==> flow/design.v <==
module spi_transactor (
    input wire clk,
    input wire rst_n,
    input wire spi_clk_rising,
    input wire spi_clk_falling,
    input wire start,
    input wire [7:0] tx_data,
    output reg [7:0] rx_data,
    output reg done,
    output wire active,
    output reg spi_mosi,
    input wire spi_miso
);
    reg [7:0] tx_shift;
    reg [7:0] rx_shift;
    reg [3:0] bit_cnt;
    reg busy;
    assign active = busy;
    always @(posedge clk or negedge rst_n) begin
        if (!rst_n) begin
            spi_mosi <= 1'b1;
            rx_data  <= 8'h00;
            tx_shift <= 8'h00;
            rx_shift <= 8'h00;
            bit_cnt  <= 4'd0;
            done     <= 1'b0;
            busy     <= 1'b0;
        end else begin
            done <= 1'b0;
            if (start && !busy) begin
                busy     <= 1'b1;
                tx_shift <= tx_data;
                rx_shift <= 8'h00;
                bit_cnt  <= 4'd0;
                spi_mosi <= tx_data[7];   
            end
            else if (busy) begin
                if (spi_clk_rising) begin
                    rx_shift <= {rx_shift[6:0], spi_miso};
                    bit_cnt  <= bit_cnt + 1'd1;
                end
                if (spi_clk_falling) begin
                    if (bit_cnt == 4'd8) begin
                        rx_data  <= rx_shift;
                        done     <= 1'b1;
                        busy     <= 1'b0;
                        spi_mosi <= 1'b1;
                    end else begin
                        tx_shift <= {tx_shift[6:0], 1'b0};
                        spi_mosi <= tx_shift[6];
                    end
                end
            end
        end
    end
endmodule
module SD_Controller (
    input  wire        clk,
    input  wire        rst_n,
    input  wire [511:0] write_data,
    input  wire        write_data_ready,
    output reg  [511:0] read_data,
    output reg         read_ready,
    output reg         ready,
    output wire        spi_clk,
    output wire        spi_cs_n,
    output wire        spi_mosi,
    input  wire        spi_miso
);
parameter CLK_DIV            = 5;
parameter POWERUP_CLK_CYCLES = 80;
parameter CMD_RETRY_MAX      = 2000;
parameter BLOCK_BYTES        = 64;
parameter READ_TIMEOUT       = 1024;
reg [3:0] clk_div_cnt;
reg       spi_clk_reg;
reg       spi_clk_rise_reg;
reg       spi_clk_fall_reg;
wire      spi_active;
assign    spi_clk = spi_clk_reg;
always @(posedge clk or negedge rst_n) begin
    if (!rst_n) begin
        clk_div_cnt       <= 4'd0;
        spi_clk_reg       <= 1'b0;
        spi_clk_rise_reg  <= 1'b0;
        spi_clk_fall_reg  <= 1'b0;
    end else begin
        spi_clk_rise_reg  <= 1'b0;
        spi_clk_fall_reg  <= 1'b0;
        if (!spi_active) begin
            clk_div_cnt       <= 4'd0;
            spi_clk_reg       <= 1'b0;
        end else if (clk_div_cnt == (CLK_DIV-1)) begin
            clk_div_cnt       <= 4'd0;
            spi_clk_reg       <= ~spi_clk_reg;
            if (~spi_clk_reg) spi_clk_rise_reg <= 1'b1;
            else              spi_clk_fall_reg <= 1'b1;
        end else begin
            clk_div_cnt <= clk_div_cnt + 1'd1;
        end
    end
end
reg        tx_start;
reg  [7:0] tx_data;
wire [7:0] rx_data;
wire       tx_done;
wire       spi_mosi_wire;
assign     spi_mosi = spi_mosi_wire;
spi_transactor u_spi (
    .clk            (clk),
    .rst_n          (rst_n),
    .spi_clk_rising (spi_clk_rise_reg),
    .spi_clk_falling(spi_clk_fall_reg),
    .start          (tx_start),
    .tx_data        (tx_data),
    .rx_data        (rx_data),
    .done           (tx_done),
    .active         (spi_active),
    .spi_mosi       (spi_mosi_wire),
    .spi_miso       (spi_miso)
);
reg spi_cs_n_reg;
assign spi_cs_n = spi_cs_n_reg;
localparam
    S_IDLE          = 8'd0,
    S_POWERUP       = 8'd1,
    S_CMD0          = 8'd2, S_CMD0_SEND = 8'd3, S_CMD0_WAIT = 8'd4,
    S_CMD8          = 8'd5, S_CMD8_SEND = 8'd6, S_CMD8_WAIT = 8'd7,
    S_CMD59         = 8'd8, S_CMD59_SEND = 8'd9, S_CMD59_WAIT = 8'd10,
    S_CMD55         = 8'd11, S_CMD55_SEND = 8'd12, S_CMD55_WAIT = 8'd13,
    S_ACMD41        = 8'd14, S_ACMD41_SEND = 8'd15, S_ACMD41_WAIT = 8'd16,
    S_CMD58         = 8'd17, S_CMD58_SEND = 8'd18, S_CMD58_WAIT = 8'd19,
    S_CMD16         = 8'd20, S_CMD16_SEND = 8'd21, S_CMD16_WAIT = 8'd22,
    S_READ_CMD      = 8'd23, S_READ_SEND = 8'd24, S_READ_WAIT = 8'd25,
    S_READ_TOKEN    = 8'd26,
    S_READ_DATA     = 8'd27,
    S_WRITE_WAIT    = 8'd28,
    S_WRITE_CMD     = 8'd29, S_WRITE_SEND = 8'd30, S_WRITE_RWAIT = 8'd31,
    S_WRITE_TOKEN   = 8'd32,
    S_WRITE_DATA    = 8'd33,
    S_WRITE_RESP    = 8'd34,
    S_WRITE_BUSY    = 8'd35,
    S_ERROR         = 8'd99;
reg [15:0] powerup_cnt;
reg [15:0] retry_cnt;
reg [15:0] byte_cnt;
reg  [6:0] block_idx;
reg [15:0] timeout;
reg        waiting;
reg        is_sd2;
reg  [7:0] r7_resp[0:4];
reg [31:0] block_addr;
wire [7:0] write_byte;
reg  [7:0] rx_byte;
reg        resp_valid;
reg  [3:0] resp_idx;
reg  [7:0] resp_retry_cnt;
reg [15:0] resp_timeout_cnt;
reg  [7:0] resp_mask;
reg  [7:0] resp_value;
reg  [3:0] resp_bytes_needed;
reg  [7:0] next_state_after_resp;
integer i;
assign write_byte = write_data[511 - 8*block_idx[5:0] -: 8];
always @(posedge clk or negedge rst_n) begin
    if (!rst_n) rx_byte <= 8'hFF;
    else if (tx_done) rx_byte <= rx_data;
end
reg [7:0] state;
always @(posedge clk or negedge rst_n) begin
    if (!rst_n) begin
        state            <= S_IDLE;
        spi_cs_n_reg     <= 1'b1;
        tx_start         <= 1'b0;
        ready            <= 1'b0;
        read_ready       <= 1'b0;
        powerup_cnt      <= 16'd0;
        retry_cnt        <= 16'd0;
        byte_cnt         <= 16'd0;
        block_idx        <= 7'd0;
        timeout          <= 16'd0;
        waiting          <= 1'b0;
        is_sd2           <= 1'b0;
        block_addr       <= 32'd0;
        read_data        <= 512'd0;
        resp_idx         <= 4'd0;
        resp_valid       <= 1'b0;
        resp_retry_cnt   <= 8'd0;
        resp_timeout_cnt <= 16'd0;
        for (i = 0; i < 5; i = i + 1) r7_resp[i] <= 8'd0;
    end else begin
        tx_start   <= 1'b0;
        read_ready <= 1'b0;
        resp_valid <= 1'b0;
        case (state)
            S_IDLE: begin
                ready        <= 1'b0;
                spi_cs_n_reg <= 1'b1;
                state        <= S_POWERUP;
            end
            S_POWERUP: begin
                spi_cs_n_reg <= 1'b1;
                if (powerup_cnt < POWERUP_CLK_CYCLES) begin
                    if (!waiting) begin
                        tx_data  <= 8'hFF;
                        tx_start <= 1'b1;
                        waiting  <= 1'b1;
                    end else if (tx_done) begin
                        waiting     <= 1'b0;
                        powerup_cnt <= powerup_cnt + 1'd1;
                    end
                end else begin
                    state <= S_CMD0;
                end
            end
            S_CMD0: begin
                spi_cs_n_reg <= 1'b0;
                byte_cnt     <= 16'd0;
                waiting      <= 1'b0;
                resp_retry_cnt <= 8'd0;
                resp_timeout_cnt <= 16'd0;
                state        <= S_CMD0_SEND;
            end
            S_CMD0_SEND: begin
                if (!waiting && byte_cnt < 6) begin
                    case (byte_cnt)
                        0: tx_data <= 8'h40;
                        1: tx_data <= 8'h00;
                        2: tx_data <= 8'h00;
                        3: tx_data <= 8'h00;
                        4: tx_data <= 8'h00;
                        5: tx_data <= 8'h95;
                    endcase
                    tx_start <= 1'b1;
                    waiting  <= 1'b1;
                    byte_cnt <= byte_cnt + 1'd1;
                end else if (tx_done && waiting) begin
                    waiting <= 1'b0;
                    if (byte_cnt == 6) begin
                        resp_mask          <= 8'hFF;
                        resp_value         <= 8'h01;
                        resp_bytes_needed  <= 4'd1;
                        next_state_after_resp <= S_CMD8;
                        state              <= S_CMD0_WAIT;
                    end
                end
            end
            S_CMD0_WAIT: begin
                if (!waiting) begin
                    tx_data  <= 8'hFF;
                    tx_start <= 1'b1;
                    waiting  <= 1'b1;
                    resp_timeout_cnt <= resp_timeout_cnt + 1'd1;
                end else if (tx_done) begin
                    waiting <= 1'b0;
                    if (rx_byte != 8'hFF) begin
                        resp_timeout_cnt <= 16'd0;
                        if ((rx_byte & resp_mask) == resp_value) begin
                            r7_resp[0] <= rx_byte;
                            state      <= next_state_after_resp;
                        end else resp_retry_cnt <= resp_retry_cnt + 1'd1;
                    end else if (resp_timeout_cnt > 16'd1000) begin
                        resp_retry_cnt <= resp_retry_cnt + 1'd1;
                    end
                    if (resp_retry_cnt >= 8'd10) begin
                        retry_cnt <= retry_cnt + 1'd1;
                        if (retry_cnt > CMD_RETRY_MAX) state <= S_ERROR;
                        else state <= S_CMD0;
                    end
                end
            end
            S_CMD8: begin
                spi_cs_n_reg <= 1'b0;
                byte_cnt     <= 16'd0;
                waiting      <= 1'b0;
                resp_retry_cnt <= 8'd0;
                resp_timeout_cnt <= 16'd0;
                state        <= S_CMD8_SEND;
            end
            S_CMD8_SEND: begin
                if (!waiting && byte_cnt < 6) begin
                    case (byte_cnt)
                        0: tx_data <= 8'h48;
                        1: tx_data <= 8'h00;
                        2: tx_data <= 8'h00;
                        3: tx_data <= 8'h01;
                        4: tx_data <= 8'hAA;
                        5: tx_data <= 8'h87;
                    endcase
                    tx_start <= 1'b1;
                    waiting  <= 1'b1;
                    byte_cnt <= byte_cnt + 1'd1;
                end else if (tx_done && waiting) begin
                    waiting <= 1'b0;
                    if (byte_cnt == 6) begin
                        resp_mask          <= 8'hFF;
                        resp_value         <= 8'h01;
                        resp_bytes_needed  <= 4'd5;
                        next_state_after_resp <= S_CMD59;
                        resp_idx           <= 4'd0;
                        state              <= S_CMD8_WAIT;
                    end
                end
            end
            S_CMD8_WAIT: begin
                if (!waiting) begin
                    tx_data  <= 8'hFF;
                    tx_start <= 1'b1;
                    waiting  <= 1'b1;
                    resp_timeout_cnt <= resp_timeout_cnt + 1'd1;
                end else if (tx_done) begin
                    waiting <= 1'b0;
                    if (rx_byte != 8'hFF) begin
                        resp_timeout_cnt <= 16'd0;
                        if ((rx_byte & resp_mask) == resp_value) begin
                            r7_resp[resp_idx] <= rx_byte;
                            if (resp_idx == resp_bytes_needed-1) begin
                                if (r7_resp[0]==8'h01 && r7_resp[3]==8'h01 && r7_resp[4]==8'hAA)
                                    is_sd2 <= 1'b1;
                                state <= next_state_after_resp;
                            end else begin
                                resp_idx <= resp_idx + 1'd1;
                            end
                        end else resp_retry_cnt <= resp_retry_cnt + 1'd1;
                    end else if (resp_timeout_cnt > 16'd1000) begin
                        resp_retry_cnt <= resp_retry_cnt + 1'd1;
                    end
                    if (resp_retry_cnt >= 8'd10) begin
                        retry_cnt <= retry_cnt + 1'd1;
                        if (retry_cnt > CMD_RETRY_MAX) state <= S_ERROR;
                        else state <= S_CMD0;
                    end
                end
            end
            S_CMD59: begin
                spi_cs_n_reg <= 1'b0;
                byte_cnt     <= 16'd0;
                waiting      <= 1'b0;
                state        <= S_CMD59_SEND;
            end
            S_CMD59_SEND: begin
                if (!waiting && byte_cnt < 6) begin
                    case (byte_cnt)
                        0: tx_data <= 8'h7B;
                        1: tx_data <= 8'h00;
                        2: tx_data <= 8'h00;
                        3: tx_data <= 8'h00;
                        4: tx_data <= 8'h00;
                        5: tx_data <= 8'h01;
                    endcase
                    tx_start <= 1'b1;
                    waiting  <= 1'b1;
                    byte_cnt <= byte_cnt + 1'd1;
                end else if (tx_done && waiting) begin
                    waiting <= 1'b0;
                    if (byte_cnt == 6) begin
                        resp_mask          <= 8'hFF;
                        resp_value         <= 8'h00;
                        resp_bytes_needed  <= 4'd1;
                        next_state_after_resp <= S_CMD55;
                        state              <= S_CMD59_WAIT;
                    end
                end
            end
            S_CMD59_WAIT: begin
                if (!waiting) begin
                    tx_data  <= 8'hFF;
                    tx_start <= 1'b1;
                    waiting  <= 1'b1;
                    resp_timeout_cnt <= resp_timeout_cnt + 1'd1;
                end else if (tx_done) begin
                    waiting <= 1'b0;
                    if (rx_byte != 8'hFF) begin
                        resp_timeout_cnt <= 16'd0;
                        if ((rx_byte & resp_mask) == resp_value) begin
                            state <= next_state_after_resp;
                        end else resp_retry_cnt <= resp_retry_cnt + 1'd1;
                    end else if (resp_timeout_cnt > 16'd1000) begin
                        resp_retry_cnt <= resp_retry_cnt + 1'd1;
                    end
                    if (resp_retry_cnt >= 8'd10) begin
                        retry_cnt <= retry_cnt + 1'd1;
                        if (retry_cnt > CMD_RETRY_MAX) state <= S_ERROR;
                        else state <= S_CMD0;
                    end
                end
            end
            S_CMD55: begin
                spi_cs_n_reg <= 1'b0;
                byte_cnt     <= 16'd0;
                waiting      <= 1'b0;
                state        <= S_CMD55_SEND;
            end
            S_CMD55_SEND: begin
                if (!waiting && byte_cnt < 6) begin
                    case (byte_cnt)
                        0: tx_data <= 8'h77;
                        1: tx_data <= 8'h00;
                        2: tx_data <= 8'h00;
                        3: tx_data <= 8'h00;
                        4: tx_data <= 8'h00;
                        5: tx_data <= 8'h65;
                    endcase
                    tx_start <= 1'b1;
                    waiting  <= 1'b1;
                    byte_cnt <= byte_cnt + 1'd1;
                end else if (tx_done && waiting) begin
                    waiting <= 1'b0;
                    if (byte_cnt == 6) begin
                        resp_mask          <= 8'hFF;
                        resp_value         <= 8'h01;
                        resp_bytes_needed  <= 4'd1;
                        next_state_after_resp <= S_ACMD41;
                        state              <= S_CMD55_WAIT;
                    end
                end
            end
            S_CMD55_WAIT: begin
                if (!waiting) begin
                    tx_data  <= 8'hFF;
                    tx_start <= 1'b1;
                    waiting  <= 1'b1;
                    resp_timeout_cnt <= resp_timeout_cnt + 1'd1;
                end else if (tx_done) begin
                    waiting <= 1'b0;
                    if (rx_byte != 8'hFF) begin
                        resp_timeout_cnt <= 16'd0;
                        if ((rx_byte & resp_mask) == resp_value) begin
                            state <= next_state_after_resp;
                        end else resp_retry_cnt <= resp_retry_cnt + 1'd1;
                    end else if (resp_timeout_cnt > 16'd1000) begin
                        resp_retry_cnt <= resp_retry_cnt + 1'd1;
                    end
                    if (resp_retry_cnt >= 8'd10) begin
                        retry_cnt <= retry_cnt + 1'd1;
                        if (retry_cnt > CMD_RETRY_MAX) state <= S_ERROR;
                        else state <= S_CMD0;
                    end
                end
            end
            S_ACMD41: begin
                spi_cs_n_reg <= 1'b0;
                byte_cnt     <= 16'd0;
                waiting      <= 1'b0;
                retry_cnt    <= retry_cnt + 1'd1;
                if (retry_cnt > CMD_RETRY_MAX) state <= S_ERROR;
                else state <= S_ACMD41_SEND;
            end
            S_ACMD41_SEND: begin
                if (!waiting && byte_cnt < 6) begin
                    case (byte_cnt)
                        0: tx_data <= 8'h69;
                        1: tx_data <= is_sd2 ? 8'h40 : 8'h00;
                        2: tx_data <= 8'h00;
                        3: tx_data <= 8'h00;
                        4: tx_data <= 8'h00;
                        5: tx_data <= 8'h01;
                    endcase
                    tx_start <= 1'b1;
                    waiting  <= 1'b1;
                    byte_cnt <= byte_cnt + 1'd1;
                end else if (tx_done && waiting) begin
                    waiting <= 1'b0;
                    if (byte_cnt == 6) begin
                        resp_mask          <= 8'hFF;
                        resp_value         <= 8'h00;
                        resp_bytes_needed  <= 4'd1;
                        next_state_after_resp <= S_CMD58;
                        state              <= S_ACMD41_WAIT;
                    end
                end
            end
            S_ACMD41_WAIT: begin
                if (!waiting) begin
                    tx_data  <= 8'hFF;
                    tx_start <= 1'b1;
                    waiting  <= 1'b1;
                    resp_timeout_cnt <= resp_timeout_cnt + 1'd1;
                end else if (tx_done) begin
                    waiting <= 1'b0;
                    if (rx_byte != 8'hFF) begin
                        resp_timeout_cnt <= 16'd0;
                        if ((rx_byte & resp_mask) == resp_value) begin
                            state <= next_state_after_resp;
                        end else resp_retry_cnt <= resp_retry_cnt + 1'd1;
                    end else if (resp_timeout_cnt > 16'd1000) begin
                        resp_retry_cnt <= resp_retry_cnt + 1'd1;
                    end
                    if (resp_retry_cnt >= 8'd10) begin
                        retry_cnt <= retry_cnt + 1'd1;
                        if (retry_cnt > CMD_RETRY_MAX) state <= S_ERROR;
                        else state <= S_CMD0;
                    end
                end
            end
            S_CMD58: begin
                spi_cs_n_reg <= 1'b0;
                byte_cnt     <= 16'd0;
                waiting      <= 1'b0;
                state        <= S_CMD58_SEND;
            end
            S_CMD58_SEND: begin
                if (!waiting && byte_cnt < 6) begin
                    case (byte_cnt)
                        0: tx_data <= 8'h7A;
                        1: tx_data <= 8'h00;
                        2: tx_data <= 8'h00;
                        3: tx_data <= 8'h00;
                        4: tx_data <= 8'h00;
                        5: tx_data <= 8'hFF;
                    endcase
                    tx_start <= 1'b1;
                    waiting  <= 1'b1;
                    byte_cnt <= byte_cnt + 1'd1;
                end else if (tx_done && waiting) begin
                    waiting <= 1'b0;
                    if (byte_cnt == 6) begin
                        resp_mask          <= 8'hFF;
                        resp_value         <= 8'h00;
                        resp_bytes_needed  <= 4'd5;
                        next_state_after_resp <= S_CMD16;
                        resp_idx           <= 4'd0;
                        state              <= S_CMD58_WAIT;
                    end
                end
            end
            S_CMD58_WAIT: begin
                if (!waiting) begin
                    tx_data  <= 8'hFF;
                    tx_start <= 1'b1;
                    waiting  <= 1'b1;
                    resp_timeout_cnt <= resp_timeout_cnt + 1'd1;
                end else if (tx_done) begin
                    waiting <= 1'b0;
                    if (rx_byte != 8'hFF) begin
                        resp_timeout_cnt <= 16'd0;
                        if ((rx_byte & resp_mask) == resp_value) begin
                            r7_resp[resp_idx] <= rx_byte;
                            if (resp_idx == resp_bytes_needed-1) state <= next_state_after_resp;
                            else resp_idx <= resp_idx + 1'd1;
                        end else resp_retry_cnt <= resp_retry_cnt + 1'd1;
                    end else if (resp_timeout_cnt > 16'd1000) begin
                        resp_retry_cnt <= resp_retry_cnt + 1'd1;
                    end
                    if (resp_retry_cnt >= 8'd10) begin
                        retry_cnt <= retry_cnt + 1'd1;
                        if (retry_cnt > CMD_RETRY_MAX) state <= S_ERROR;
                        else state <= S_CMD0;
                    end
                end
            end
            S_CMD16: begin
                spi_cs_n_reg <= 1'b0;
                byte_cnt     <= 16'd0;
                waiting      <= 1'b0;
                state        <= S_CMD16_SEND;
            end
            S_CMD16_SEND: begin
                if (!waiting && byte_cnt < 6) begin
                    case (byte_cnt)
                        0: tx_data <= 8'h50;
                        1: tx_data <= 8'h00;
                        2: tx_data <= 8'h00;
                        3: tx_data <= 8'h00;
                        4: tx_data <= 8'h40;    
                        5: tx_data <= 8'hFF;
                    endcase
                    tx_start <= 1'b1;
                    waiting  <= 1'b1;
                    byte_cnt <= byte_cnt + 1'd1;
                end else if (tx_done && waiting) begin
                    waiting <= 1'b0;
                    if (byte_cnt == 6) begin
                        resp_mask          <= 8'hFF;
                        resp_value         <= 8'h00;
                        resp_bytes_needed  <= 4'd1;
                        next_state_after_resp <= S_READ_CMD;
                        state              <= S_CMD16_WAIT;
                    end
                end
            end
            S_CMD16_WAIT: begin
                if (!waiting) begin
                    tx_data  <= 8'hFF;
                    tx_start <= 1'b1;
                    waiting  <= 1'b1;
                    resp_timeout_cnt <= resp_timeout_cnt + 1'd1;
                end else if (tx_done) begin
                    waiting <= 1'b0;
                    if (rx_byte != 8'hFF) begin
                        resp_timeout_cnt <= 16'd0;
                        if ((rx_byte & resp_mask) == resp_value) begin
                            state <= next_state_after_resp;
                        end else resp_retry_cnt <= resp_retry_cnt + 1'd1;
                    end else if (resp_timeout_cnt > 16'd1000) begin
                        resp_retry_cnt <= resp_retry_cnt + 1'd1;
                    end
                    if (resp_retry_cnt >= 8'd10) begin
                        retry_cnt <= retry_cnt + 1'd1;
                        if (retry_cnt > CMD_RETRY_MAX) state <= S_ERROR;
                        else state <= S_CMD0;
                    end
                end
            end
            S_READ_CMD: begin
                spi_cs_n_reg <= 1'b0;
                byte_cnt     <= 16'd0;
                block_idx    <= 7'd0;
                timeout      <= 16'd0;
                read_data    <= 512'd0;
                waiting      <= 1'b0;
                state        <= S_READ_SEND;
            end
            S_READ_SEND: begin
                if (!waiting && byte_cnt < 6) begin
                    case (byte_cnt)
                        0: tx_data <= 8'h51;
                        1: tx_data <= block_addr[23:16];
                        2: tx_data <= block_addr[15:8];
                        3: tx_data <= block_addr[7:0];
                        4: tx_data <= 8'h00;
                        5: tx_data <= 8'h01;
                    endcase
                    tx_start <= 1'b1;
                    waiting  <= 1'b1;
                    byte_cnt <= byte_cnt + 1'd1;
                end else if (tx_done && waiting) begin
                    waiting <= 1'b0;
                    if (byte_cnt == 6) begin
                        resp_mask          <= 8'hFF;
                        resp_value         <= 8'h00;
                        resp_bytes_needed  <= 4'd1;
                        next_state_after_resp <= S_READ_TOKEN;
                        state              <= S_READ_WAIT;
                    end
                end
            end
            S_READ_WAIT: begin
                if (!waiting) begin
                    tx_data  <= 8'hFF;
                    tx_start <= 1'b1;
                    waiting  <= 1'b1;
                    resp_timeout_cnt <= resp_timeout_cnt + 1'd1;
                end else if (tx_done) begin
                    waiting <= 1'b0;
                    if (rx_byte != 8'hFF) begin
                        resp_timeout_cnt <= 16'd0;
                        if ((rx_byte & resp_mask) == resp_value) begin
                            state <= next_state_after_resp;
                        end else resp_retry_cnt <= resp_retry_cnt + 1'd1;
                    end else if (resp_timeout_cnt > 16'd1000) begin
                        resp_retry_cnt <= resp_retry_cnt + 1'd1;
                    end
                    if (resp_retry_cnt >= 8'd10) begin
                        retry_cnt <= retry_cnt + 1'd1;
                        if (retry_cnt > CMD_RETRY_MAX) state <= S_ERROR;
                        else state <= S_CMD0;
                    end
                end
            end
            S_READ_TOKEN: begin
                if (!waiting) begin
                    tx_data  <= 8'hFF;
                    tx_start <= 1'b1;
                    waiting  <= 1'b1;
                end else if (tx_done) begin
                    waiting <= 1'b0;
                    if (rx_byte == 8'hFE) begin
                        block_idx <= 7'd0;
                        state     <= S_READ_DATA;
                    end else begin
                        timeout <= timeout + 1'd1;
                        if (timeout > READ_TIMEOUT) state <= S_ERROR;
                    end
                end
            end
            S_READ_DATA: begin
                if (!waiting) begin
                    tx_data  <= 8'hFF;
                    tx_start <= 1'b1;
                    waiting  <= 1'b1;
                end else if (tx_done) begin
                    waiting <= 1'b0;
                    read_data[511 - 8*block_idx -: 8] <= rx_byte;
                    if (block_idx == 7'd63) state <= S_WRITE_WAIT;
                    else block_idx <= block_idx + 1'd1;
                end
            end
            S_WRITE_WAIT: begin
                ready <= 1'b1;
                if (write_data_ready) begin
                    ready        <= 1'b0;
                    spi_cs_n_reg <= 1'b0;
                    byte_cnt     <= 16'd0;
                    block_idx    <= 7'd0;
                    waiting      <= 1'b0;
                    state        <= S_WRITE_CMD;
                end
            end
            S_WRITE_CMD: begin
                state <= S_WRITE_SEND;
            end
            S_WRITE_SEND: begin
                if (!waiting && byte_cnt < 6) begin
                    case (byte_cnt)
                        0: tx_data <= 8'h58;
                        1: tx_data <= block_addr[23:16];
                        2: tx_data <= block_addr[15:8];
                        3: tx_data <= block_addr[7:0];
                        4: tx_data <= 8'h00;
                        5: tx_data <= 8'h01;
                    endcase
                    tx_start <= 1'b1;
                    waiting  <= 1'b1;
                    byte_cnt <= byte_cnt + 1'd1;
                end else if (tx_done && waiting) begin
                    waiting <= 1'b0;
                    if (byte_cnt == 6) begin
                        resp_mask          <= 8'hFF;
                        resp_value         <= 8'h00;
                        resp_bytes_needed  <= 4'd1;
                        next_state_after_resp <= S_WRITE_TOKEN;
                        state              <= S_WRITE_RWAIT;
                    end
                end
            end
            S_WRITE_RWAIT: begin
                if (!waiting) begin
                    tx_data  <= 8'hFF;
                    tx_start <= 1'b1;
                    waiting  <= 1'b1;
                    resp_timeout_cnt <= resp_timeout_cnt + 1'd1;
                end else if (tx_done) begin
                    waiting <= 1'b0;
                    if (rx_byte != 8'hFF) begin
                        resp_timeout_cnt <= 16'd0;
                        if ((rx_byte & resp_mask) == resp_value) begin
                            state <= next_state_after_resp;
                        end else resp_retry_cnt <= resp_retry_cnt + 1'd1;
                    end else if (resp_timeout_cnt > 16'd1000) begin
                        resp_retry_cnt <= resp_retry_cnt + 1'd1;
                    end
                    if (resp_retry_cnt >= 8'd10) begin
                        retry_cnt <= retry_cnt + 1'd1;
                        if (retry_cnt > CMD_RETRY_MAX) state <= S_ERROR;
                        else state <= S_CMD0;
                    end
                end
            end
            S_WRITE_TOKEN: begin
                if (!waiting) begin
                    tx_data  <= 8'hFE;
                    tx_start <= 1'b1;
                    waiting  <= 1'b1;
                end else if (tx_done) begin
                    waiting <= 1'b0;
                    state   <= S_WRITE_DATA;
                end
            end
            S_WRITE_DATA: begin
                if (!waiting) begin
                    tx_data  <= write_byte;
                    tx_start <= 1'b1;
                    waiting  <= 1'b1;
                end else if (tx_done) begin
                    waiting <= 1'b0;
                    if (block_idx == 7'd63) state <= S_WRITE_RESP;
                    else block_idx <= block_idx + 1'd1;
                end
            end
            S_WRITE_RESP: begin
                if (!waiting) begin
                    tx_data  <= 8'hFF;
                    tx_start <= 1'b1;
                    waiting  <= 1'b1;
                end else if (tx_done) begin
                    waiting <= 1'b0;
                    if ((rx_byte & 8'h1F) == 8'h05) state <= S_WRITE_BUSY;
                end
            end
            S_WRITE_BUSY: begin
                if (!waiting) begin
                    tx_data  <= 8'hFF;
                    tx_start <= 1'b1;
                    waiting  <= 1'b1;
                end else if (tx_done) begin
                    waiting <= 1'b0;
                    if (rx_byte == 8'hFF) begin
                        block_addr <= block_addr + 32'd64;
                        spi_cs_n_reg <= 1'b1;
                        read_ready   <= 1'b1;
                        state        <= S_READ_CMD;
                    end
                end
            end
            S_ERROR: begin
                ready        <= 1'b0;
                spi_cs_n_reg <= 1'b1;
            end
            default: state <= S_ERROR;
        endcase
    end
end
endmodule
module regfile_1024bit (
    input  wire         clk,        
    input  wire         rw,         
    input  wire         sel,        
    input  wire [511:0] data_in,    
    output reg  [511:0] data_out    
);
    reg [1023:0] regfile;
    always @(posedge clk) begin
        if (rw) begin
            if (sel) begin
                regfile[1023:512] <= data_in;   
            end else begin
                regfile[511:0]   <= data_in;    
	    end
        end else begin
            if (sel) begin
                data_out <= regfile[1023:512];  
            end else begin 
                data_out <= regfile[511:0];     
       	    end 
	end
    end
endmodule
module xorEncr (clk, rst, start, rw_flag, done,
sd_data_in, sd_data_out, sd_data_valid, sd_ready, 
reg_file_rw, reg_file_sel, reg_file_data_out);
    parameter DATA_WIDTH = 512; 
    parameter KEY_WIDTH = 512; 
    input wire clk;
    input wire rst;
    input wire start;  
    input wire rw_flag;  
    output wire done;  
    input wire [DATA_WIDTH-1:0] sd_data_in;  
    output reg [DATA_WIDTH-1:0] sd_data_out;  
    input wire sd_data_valid;  
    input wire sd_ready;  
    output reg reg_file_rw;  
    output reg reg_file_sel;  
    input wire [KEY_WIDTH-1:0] reg_file_data_out;  
    localparam IDLE            = 4'b0000;
    localparam READ_DATA       = 4'b0001;
    localparam READ_KEY        = 4'b0010;
    localparam WAIT_KEY        = 4'b0011;
    localparam ENCRYPT         = 4'b0100;
    localparam WRITE_ENCRYPTED = 4'b0101;
    localparam READ_ENCRYPTED  = 4'b0110;
    localparam DECRYPT         = 4'b0111;
    localparam WRITE_DECRYPTED = 4'b1000;
    localparam DONE_STATE      = 4'b1001;
    reg [3:0] state, next_state;
    reg [DATA_WIDTH-1:0] data_buffer;       
    reg [KEY_WIDTH-1:0] key_buffer;         
    reg [DATA_WIDTH-1:0] result_buffer;     
    assign done = (state == DONE_STATE);   
    always @(posedge clk) begin
        if (rst) begin
            state <= IDLE;
            data_buffer <= {DATA_WIDTH{1'b0}};
            key_buffer <= {KEY_WIDTH{1'b0}};
            result_buffer <= {DATA_WIDTH{1'b0}};
        end else begin
            state <= next_state;
            case (state)
                READ_DATA: begin
                    if (sd_data_valid)
                        data_buffer <= sd_data_in;   
                end
                READ_ENCRYPTED: begin
                    if (sd_data_valid)
                        data_buffer <= sd_data_in;   
                end
                WAIT_KEY: begin
                    key_buffer <= reg_file_data_out;   
                end
                ENCRYPT: begin
                    result_buffer <= data_buffer ^ key_buffer;   
                end
                DECRYPT: begin
                    result_buffer <= data_buffer ^ key_buffer;   
                end
            endcase
        end
    end
    always @(*) begin
        next_state = state;
        sd_data_out = result_buffer;
        reg_file_rw = 1'b0;
        reg_file_sel = 1'b0;
        case (state)
            IDLE: begin
                if (start) begin
                    if (rw_flag == 1'b1)
                        next_state = READ_DATA;       
                    else
                        next_state = READ_ENCRYPTED;  
                end
            end
            READ_DATA: begin
                if (sd_data_valid)
                    next_state = READ_KEY;
            end
            READ_KEY: begin
                reg_file_rw = 1'b0;    
                reg_file_sel = 1'b0;   
                next_state = WAIT_KEY;
            end
            WAIT_KEY: begin
                next_state = ENCRYPT;
            end
            ENCRYPT: begin
                next_state = WRITE_ENCRYPTED;
            end
            WRITE_ENCRYPTED: begin
                sd_data_out = result_buffer;   
                if (sd_ready)
                    next_state = DONE_STATE;
            end
            READ_ENCRYPTED: begin
                if (sd_data_valid)
                    next_state = READ_KEY;
            end
            DECRYPT: begin
                next_state = WRITE_DECRYPTED;
            end
            WRITE_DECRYPTED: begin
                sd_data_out = result_buffer;   
                if (sd_ready)
                    next_state = DONE_STATE;
            end
            DONE_STATE: begin
                next_state = IDLE;
            end
            default: begin
                next_state = IDLE;
            end
        endcase
    end
endmodule
module sd_encr_device (
    input wire clk,                     
    input wire rst,                     
    input wire start,                   
    input wire rw_flag,                 
    output wire done,                   
    output wire sd_clk,
    output wire sd_cs_n,
    output wire sd_mosi,
    input  wire sd_miso,
    input wire key_rw,                  
    input wire key_sel,                 
    input wire [511:0] key_data_in,     
    output wire [511:0] key_data_out    
);
    wire sd_ready;
    wire sd_read_ready;
    wire sd_write_data_ready;
    wire [511:0] sd_data_in;
    wire [511:0] sd_data_out;
    reg xor_start;
    wire xor_done;
    wire [511:0] xor_sd_data_in;
    wire xor_sd_data_valid;
    wire xor_sd_ready;
    wire [511:0] xor_sd_data_out;
    wire reg_file_rw;
    wire reg_file_sel;
    wire [511:0] reg_file_data_out;
    reg sd_write_trigger;
    SD_Controller u_sd_controller (
        .clk              (clk),
        .rst_n            (~rst),
        .write_data       (sd_data_out),
        .write_data_ready (sd_write_data_ready),
        .read_data        (sd_data_in),
        .read_ready       (sd_read_ready),
        .ready            (sd_ready),
        .spi_clk          (sd_clk),
        .spi_cs_n         (sd_cs_n),
        .spi_mosi         (sd_mosi),
        .spi_miso         (sd_miso)
    );
    xorEncr #(
        .DATA_WIDTH(512),
        .KEY_WIDTH(512)
    ) u_xor_encr (
        .clk              (clk),
        .rst              (rst),
        .start            (xor_start),
        .rw_flag          (rw_flag),
        .done             (xor_done),
        .sd_data_in       (xor_sd_data_in),
        .sd_data_out      (xor_sd_data_out),
        .sd_data_valid    (xor_sd_data_valid),
        .sd_ready         (xor_sd_ready),
        .reg_file_rw      (reg_file_rw),
        .reg_file_sel     (reg_file_sel),
        .reg_file_data_out(reg_file_data_out)
    );
    regfile_1024bit u_regfile (
        .clk        (clk),
        .rw         (key_rw | reg_file_rw),         
        .sel        (key_sel & ~reg_file_rw),       
        .data_in    (key_data_in),
        .data_out   (key_data_out)
    );
    assign reg_file_data_out = key_data_out;
    localparam T_IDLE        = 3'd0;
    localparam T_WAIT_SD     = 3'd1;
    localparam T_TRIGGER_XOR = 3'd2;
    localparam T_WAIT_XOR    = 3'd3;
    localparam T_TRIGGER_SD  = 3'd4;
    localparam T_DONE        = 3'd5;
    reg [2:0] top_state, top_next;
    always @(posedge clk or posedge rst) begin
        if (rst)
            top_state <= T_IDLE;
        else
            top_state <= top_next;
    end
    always @(*) begin
        top_next = top_state;
        xor_start = 1'b0;
        sd_write_trigger = 1'b0;
        case (top_state)
            T_IDLE: begin
                if (start && sd_ready) begin
                    top_next = T_WAIT_SD;
                end
            end
            T_WAIT_SD: begin
                if (rw_flag) begin  
                    if (sd_ready)
                        top_next = T_TRIGGER_XOR;
                end else begin 
                    top_next = T_TRIGGER_XOR;
                end
            end
            T_TRIGGER_XOR: begin
                xor_start = 1'b1;
                top_next = T_WAIT_XOR;
            end
            T_WAIT_XOR: begin
                if (xor_done) begin
                    if (rw_flag)  
                        top_next = T_TRIGGER_SD;
                    else         
                        top_next = T_TRIGGER_SD;
                end
            end
            T_TRIGGER_SD: begin
                sd_write_trigger = 1'b1;
                if (sd_ready)
                    top_next = T_DONE;
            end
            T_DONE: begin
                top_next = T_IDLE;
            end
            default: top_next = T_IDLE;
        endcase
    end
    assign xor_sd_data_in    = sd_data_in;
    assign xor_sd_data_valid = sd_ready;
    assign xor_sd_ready      = sd_ready;
    assign sd_data_out       = xor_sd_data_out;
    assign sd_write_data_ready = sd_write_trigger;
    assign done = (top_state == T_DONE);
endmodule
## Reports on sd_encr_device

What the tools print for sd_encr_device, step after step.
Line numbers count from 1 in the design file above.
Operators carry their Yosys type and port widths (W data, S select, Z words).
A cell with - has no value.

| inputs | value |
|---|---|
| top | sd_encr_device |
| clock port | clk |
| standard-cell library | sky130hd |
| corner | tt_025C_1v80 |

## Word-level counts

Counts by Yosys on the flattened word-level netlist (proc, flatten, opt, wreduce). Print and check cells are left out.

| word-level totals | value |
|---|---|
| flip-flop bits (word level) | 3840 |
| bits in latches | 0 |
| RAM bits | 0 |
| bits in read-only memories | 0 |
| clocked read ports x word width | 0 |
| memory cells | 0 |
| bits of input ports | 519 |
| output and inout bits | 516 |
| word-level cells | 619 |

| cells by class | value |
|---|---|
| add/sub/neg operators | 19 |
| multipliers | 0 |
| div/mod/pow operators | 0 |
| $lt $le $gt $ge | 6 |
| eq/ne operators | 194 |
| shift-type cells | 3 |
| muxes and demuxes | 259 |
| bitwise gates (word level) | 10 |
| reduce/logical cells | 84 |

Operators with widths:

| kind | number |
|---|---|
| $mux W512 | 5 |
| $mux W8 | 137 |
| $pmux W512 S2 | 1 |
| $shiftx A512 B32 Y8 | 1 |
| $and A512 B512 Y512 | 1 |
| $or A512 B512 Y512 | 1 |
| $xor A512 B512 Y512 | 1 |
| $not A512 Y512 | 1 |
| $shift A8 B33 Y512 | 1 |
| $shift A8 B33 Y512 const A | 1 |
| $pmux W8 S30 | 1 |
| $mux W16 | 11 |
| $ne A2 B1 Y1 const B | 73 |
| $eq A8 B5 Y1 const B | 16 |
| $pmux W8 S13 | 1 |
| $mux W7 | 14 |
| $pmux W8 S6 | 2 |
| $pmux W16 S2 | 3 |
| $pmux W8 S3 | 4 |
| $mux W4 | 22 |
| $add A16 B1 Y16 const B | 5 |
| $pmux W8 S9 | 1 |
| $add A32 B1 Y32 const B | 2 |
| $sub A32 B4 Y32 const B | 2 |
| $eq A8 B4 Y1 const B | 8 |
| $pmux W8 S4 | 2 |
| $ne A2 B2 Y1 const B | 30 |
| $reduce_and A56 Y1 | 1 |

Other operator kinds: 91; their cells: 227.

## Depth

Depth = most cells in a row (Yosys ltp): at word level without a register or memory, in the mapped netlist without a sequential cell, where the memories' decode and read muxes count.

| logic depth | value |
|---|---|
| depth after elaboration | 11 |
| ABC_AREA | 0 |
| gate-level depth with buffers | 13 |
| mapped depth without buffers | 11 |

## Synthesis result

Source: synth_stat.txt of the flow (Yosys; design flattened, memories mapped). It holds for the ABC_AREA given above (unset counts as 0); a run with the other value may have another netlist.
The area totals of this step are shown rounded.

| mapped netlist | value |
|---|---|
| cell count | 11076 |
| synthesis area | 143000 um^2 |
| sequential area | 95500 um^2 |
| flip-flops | 3815 |
| buffer cells | 694 |

Cells by type:

| cell type | number | area in all (um^2) |
|---|---|---|
| sky130_fd_sc_hd__edfxtp_1 | 1551 | 4.66E+04 |
| sky130_fd_sc_hd__dfxtp_1 | 1548 | 3.1E+04 |
| sky130_fd_sc_hd__dfrtp_1 | 705 | 1.76E+04 |
| sky130_fd_sc_hd__mux2_2 | 537 | 6047.05 |
| sky130_fd_sc_hd__mux2i_1 | 570 | 5.71E+03 |
| sky130_fd_sc_hd__xnor2_1 | 558 | 4.89E+03 |
| sky130_fd_sc_hd__a22o_1 | 525 | 4598.16 |
| sky130_fd_sc_hd__nand2_1 | 1185 | 4.45E+03 |
| sky130_fd_sc_hd__nor2_1 | 1183 | 4.44E+03 |
| sky130_fd_sc_hd__a211oi_1 | 530 | 3.98E+03 |
| sky130_fd_sc_hd__a21oi_1 | 624 | 3.12E+03 |
| sky130_fd_sc_hd__mux4_2 | 120 | 2.7E+03 |
| sky130_fd_sc_hd__clkbuf_1 | 555 | 2.08E+03 |
| sky130_fd_sc_hd__ha_1 | 30 | 375.36 |
| sky130_fd_sc_hd__o21ai_0 | 71 | 355.341 |
| sky130_fd_sc_hd__buf_1 | 89 | 334.07 |
| sky130_fd_sc_hd__nand3_1 | 59 | 295.283 |
| sky130_fd_sc_hd__dfstp_2 | 11 | 289.027 |

Other cell types: 75; their cells: 625.
The figures by module come from a second, unflattened synthesis with its own total; it is not the netlist above.

| second synthesis, totals | value |
|---|---|
| cell total of the unflattened synthesis | 11015 |
| area total of the unflattened synthesis | 154000 um^2 |

Each row is one instance without its submodules.

By module:

| module | instances | cells | area (um^2) | sequential area (um^2) |
|---|---|---|---|---|
| xorEncr | 1 | 6121 | 64700 | 30900 |
| regfile_1024bit | 1 | 2108 | 54300 | 46100 |
| SD_Controller | 1 | 2671 | 33400 | 17600 |
| spi_transactor | 1 | 95 | 1390 | 752 |
| sd_encr_device | 1 | 20 | 231 | 151 |

## Timing after synthesis

OpenSTA on the mapped netlist: ideal clock, no wires. The path of least setup slack (recovery checks aside). Input and output delay are each 20% of the period. Register names are those of the netlist, which keeps one name where synthesis merged equal registers.

| path after synthesis | value |
|---|---|
| kind | input to register |
| start | input key_rw |
| end | register u_regfile.regfile[0] |
| period | 10.0 ns |
| external input delay | 2.000 ns |
| setup time | 7.973 ns |
| launch time at the first pin | 2.000 ns |
| arrival | 74.331 ns |
| data required time | 2.027 ns |
| slack | -72.305 ns |
| delay of the path | 80.304 ns |
| driving pins on the path | 2 |
| buffers on the path | 0 |
| synthesis period reached | 82.305 ns |

"delay of the path" is the arrival time less input delay plus setup time.
"driving pins on the path" counts driving pins, that of a launching flip-flop among them; a cell with two outputs on the path counts twice.
"synthesis period reached" is the clock period less the worst setup slack; recovery checks do not enter. This is arithmetic on one report: input and output delays are still those of the set period (20% each).
Between the ends stands the longest chain of elaborated cells between them, by number of cells; it is not shown to be the way that was timed. Of several equally long chains one is given.
Each line given opens the expression or statement behind the cell; cells for indexed reads and writes are added by Yosys, which also makes memories of some case tables.

| between the ends, after synthesis | value |
|---|---|
| cells stage by stage | sky130_fd_sc_hd__inv_1 -> sky130_fd_sc_hd__nor2_1 |
| length of the longest elaborated chain | 1 |
| elaborated cells between the ends (all ways) | 1 |
| source lines of those cells | 0 |
| those cells by class | reduce/logical: 1 |

RTL lines, path after synthesis:

| item | line | text |
|---|---|---|
| from (decl) | 955 | `input wire key_rw,` |
| $reduce_and A2 Y1 | - |  |
| to (assign) | 818 | `regfile[511:0]   <= data_in;` |
| to (decl) | 812 | `reg [1023:0] regfile;` |

## Worst path after layout

Path of least setup slack in the final report of flow run A (OpenROAD, finished layout, wires in). Where an end is a register, its clock arrival counts in the times.

| path after layout | value |
|---|---|
| kind | register to register |
| start | register u_sd_controller.block_idx[0] |
| end | register u_sd_controller.read_data[200] |
| period | 12.4 ns |
| setup time | 0.07 ns |
| launch time at the first pin | 1.06 ns |
| arrival | 6.91 ns |
| data required time | 13.35 ns |
| slack | 6.45 ns |
| driving pins on the path | 14 |
| buffers on the path | 3 |

Between the ends stands the longest chain of elaborated cells between them, by number of cells; it is not shown to be the way that was timed. Of several equally long chains one is given.
At most two assigning lines are given for a register; there are more.
Where a signal picks the word or bit written, the line may be left out of the assigning lines.

| between the ends, after layout | value |
|---|---|
| cells stage by stage | sky130_fd_sc_hd__dfrtp_1 -> sky130_fd_sc_hd__buf_2 -> sky130_fd_sc_hd__nand2_1 -> sky130_fd_sc_hd__nor3_1 -> sky130_fd_sc_hd__ha_1 -> sky130_fd_sc_hd__nor4_1 -> sky130_fd_sc_hd__nand2_1 -> sky130_fd_sc_hd__nor4_2 -> sky130_fd_sc_hd__nand2_2 -> sky130_fd_sc_hd__buf_12 -> sky130_fd_sc_hd__nor2_4 -> sky130_fd_sc_hd__buf_12 -> sky130_fd_sc_hd__a21oi_1 -> sky130_fd_sc_hd__a22o_1 |
| length of the longest elaborated chain | 11 |
| elaborated cells between the ends (all ways) | 12 |
| source lines of those cells | 4 |
| those cells by class | add/sub: 4; shift: 2; mux: 3; logic: 3 |

RTL lines, path after layout:

| item | line | text |
|---|---|---|
| from (decl) | 147 | `reg  [6:0] block_idx;` |
| from (assign) | 686 | `else block_idx <= block_idx + 1'd1;` |
| from (assign) | 768 | `else block_idx <= block_idx + 1'd1;` |
| $sub A9 B10 Y11 | 684 | `read_data[511 - 8*block_idx -: 8] <= rx_byte;` |
| $add A32 B1 Y32 | 684 |  |
| $sub A32 B4 Y32 | 684 |  |
| $neg A32 Y33 | 684 |  |
| $shift A8 B33 Y512 | 684 |  |
| $not A512 Y512 | 684 |  |
| $and A512 B512 Y512 | 684 |  |
| $or A512 B512 Y512 | 684 |  |
| $mux W512 | 682 | `end else if (tx_done) begin` |
| $mux W512 | 678 | `if (!waiting) begin` |
| $pmux W512 S2 | 195 | `case (state)` |
| to (assign) | 185 | `read_data        <= 512'd0;` |
| to (assign) | 610 | `read_data    <= 512'd0;` |
| to (decl) | 62 | `output reg  [511:0] read_data,` |

Measured data: module sd_encr_device, platform sky130hd, 3 stored runs of the flow under differing settings, order arbitrary. Input and output delays are each 20% of the period that was set; the output load is 0.01 pF.
By "achieved clock period" is meant the clock period of the run minus its worst setup slack. This is arithmetic on one report: input and output delays are still those of the set period (20% each).
"time used up by the worst setup path" means the part of the period allowed to the worst setup path (the constraints hold back 20% at inputs and 20% at outputs) less its slack; where the path has registers, the arrival times of their clocks count too.
"total power of the final layout" rests on the timing tool's default activity at the inputs, not on a simulated workload.
Results are given in rounded form.

## Flow run A

==> flow/run.sh <==
#!/bin/bash
# the make line also repeats the synthesis and layout settings of config.mk as NAME=value (left out here)
make -C /OpenROAD-flow-scripts/flow DESIGN_CONFIG=/design/flow/config.mk WORK_HOME=/design/flow/orfs CLKGATE_MAP_FILE= finish
==> flow/config.mk <==
export PLATFORM = sky130hd
export DESIGN_NAME = sd_encr_device
export DESIGN_NICKNAME = sd_encr_device
export VERILOG_FILES = /design/flow/design.v
export SDC_FILE = /design/flow/constraint.sdc
export NUM_CORES = 4
export LEC_CHECK = 0
export ABC_AREA = 0
export CAP_MARGIN = 20
export CELL_PAD_IN_SITES_GLOBAL_PLACEMENT = 1
export CORE_ASPECT_RATIO = 1.81
export CORE_MARGIN = 8
export CORE_UTILIZATION = 25
export CTS_CLUSTER_DIAMETER = 332
export CTS_CLUSTER_SIZE = 77
export GPL_TIMING_DRIVEN = 0
export HOLD_SLACK_MARGIN = 0.08
export MIN_ROUTING_LAYER = met2
export PLACE_DENSITY = 0.44
export SETUP_SLACK_MARGIN = -1.19
export SLEW_MARGIN = 15
export TNS_END_PERCENT = 15
==> flow/constraint.sdc <==
create_clock -name core_clock -period 12.4 [get_ports {clk}]
set_input_delay 2.4800 -clock core_clock [delete_from_list [all_inputs] [get_ports {clk}]]
set_output_delay 2.4800 -clock core_clock [all_outputs]
set_load 0.01 [all_outputs]

| result of flow run A | value |
|---|---|
| lowest setup slack | 6.45 ns |
| sum of negative setup slack | 0.000 ns |
| worst hold slack in the final report | 0.464 ns |
| time used up by the worst setup path | 5.95 ns |
| type of the worst setup path | register to register |
| utilization in the final report | 29.5 % |
| mapped cell area after synthesis | 143000 um^2 |
| achieved clock period | 5.954 ns |
| overall die area | 598000 um^2 |
| total power of the final layout | 19800 uW |
| area of the standard cells in the finished layout | 168000 um^2 |

## Flow run B

==> flow/run.sh <==
#!/bin/bash
# the make line also repeats the synthesis and layout settings of config.mk as NAME=value (left out here)
make -C /OpenROAD-flow-scripts/flow DESIGN_CONFIG=/design/flow/config.mk WORK_HOME=/design/flow/orfs CLKGATE_MAP_FILE= finish
==> flow/config.mk <==
export PLATFORM = sky130hd
export DESIGN_NAME = sd_encr_device
export DESIGN_NICKNAME = sd_encr_device
export VERILOG_FILES = /design/flow/design.v
export SDC_FILE = /design/flow/constraint.sdc
export NUM_CORES = 4
export LEC_CHECK = 0
export CAP_MARGIN = 20
export CORE_MARGIN = 2
export CORE_UTILIZATION = 37
export PLACE_DENSITY_LB_ADDON = 0.2
export SLEW_MARGIN = 20
==> flow/constraint.sdc <==
create_clock -name core_clock -period 7.04 [get_ports {clk}]
set_input_delay 1.4080 -clock core_clock [delete_from_list [all_inputs] [get_ports {clk}]]
set_output_delay 1.4080 -clock core_clock [all_outputs]
set_load 0.01 [all_outputs]

| result of flow run B | value |
|---|---|
| lowest setup slack | 1.24 ns |
| sum of negative setup slack | 0.000 ns |
| worst hold slack in the final report | 0.377 ns |
| time used up by the worst setup path | 5.80 ns |
| type of the worst setup path | register to register |
| utilization in the final report | 44.8 % |
| mapped cell area after synthesis | 143000 um^2 |
| achieved clock period | 5.796 ns |
| overall die area | 392000 um^2 |
| total power of the final layout | 48100 uW |
| area of the standard cells in the finished layout | 173000 um^2 |

## Flow run C

==> flow/run.sh <==
#!/bin/bash
# the make line also repeats the synthesis and layout settings of config.mk as NAME=value (left out here)
make -C /OpenROAD-flow-scripts/flow DESIGN_CONFIG=/design/flow/config.mk WORK_HOME=/design/flow/orfs CLKGATE_MAP_FILE= finish
==> flow/config.mk <==
export PLATFORM = sky130hd
export DESIGN_NAME = sd_encr_device
export DESIGN_NICKNAME = sd_encr_device
export VERILOG_FILES = /design/flow/design.v
export SDC_FILE = /design/flow/constraint.sdc
export NUM_CORES = 4
export LEC_CHECK = 0
export CAP_MARGIN = 20
export CORE_MARGIN = 2
export CORE_UTILIZATION = 40
export GPL_TIMING_DRIVEN = 0
export SLEW_MARGIN = 5
==> flow/constraint.sdc <==
create_clock -name core_clock -period 10.0 [get_ports {clk}]
set_input_delay 2.0000 -clock core_clock [delete_from_list [all_inputs] [get_ports {clk}]]
set_output_delay 2.0000 -clock core_clock [all_outputs]
set_load 0.01 [all_outputs]

| result of flow run C | value |
|---|---|
| lowest setup slack | 4.44 ns |
| sum of negative setup slack | 0.000 ns |
| worst hold slack in the final report | 0.427 ns |
| time used up by the worst setup path | 5.56 ns |
| type of the worst setup path | register to register |
| utilization in the final report | 49.3 % |
| mapped cell area after synthesis | 143000 um^2 |
| achieved clock period | 5.560 ns |
| overall die area | 363000 um^2 |
| total power of the final layout | 33500 uW |
| area of the standard cells in the finished layout | 175000 um^2 |
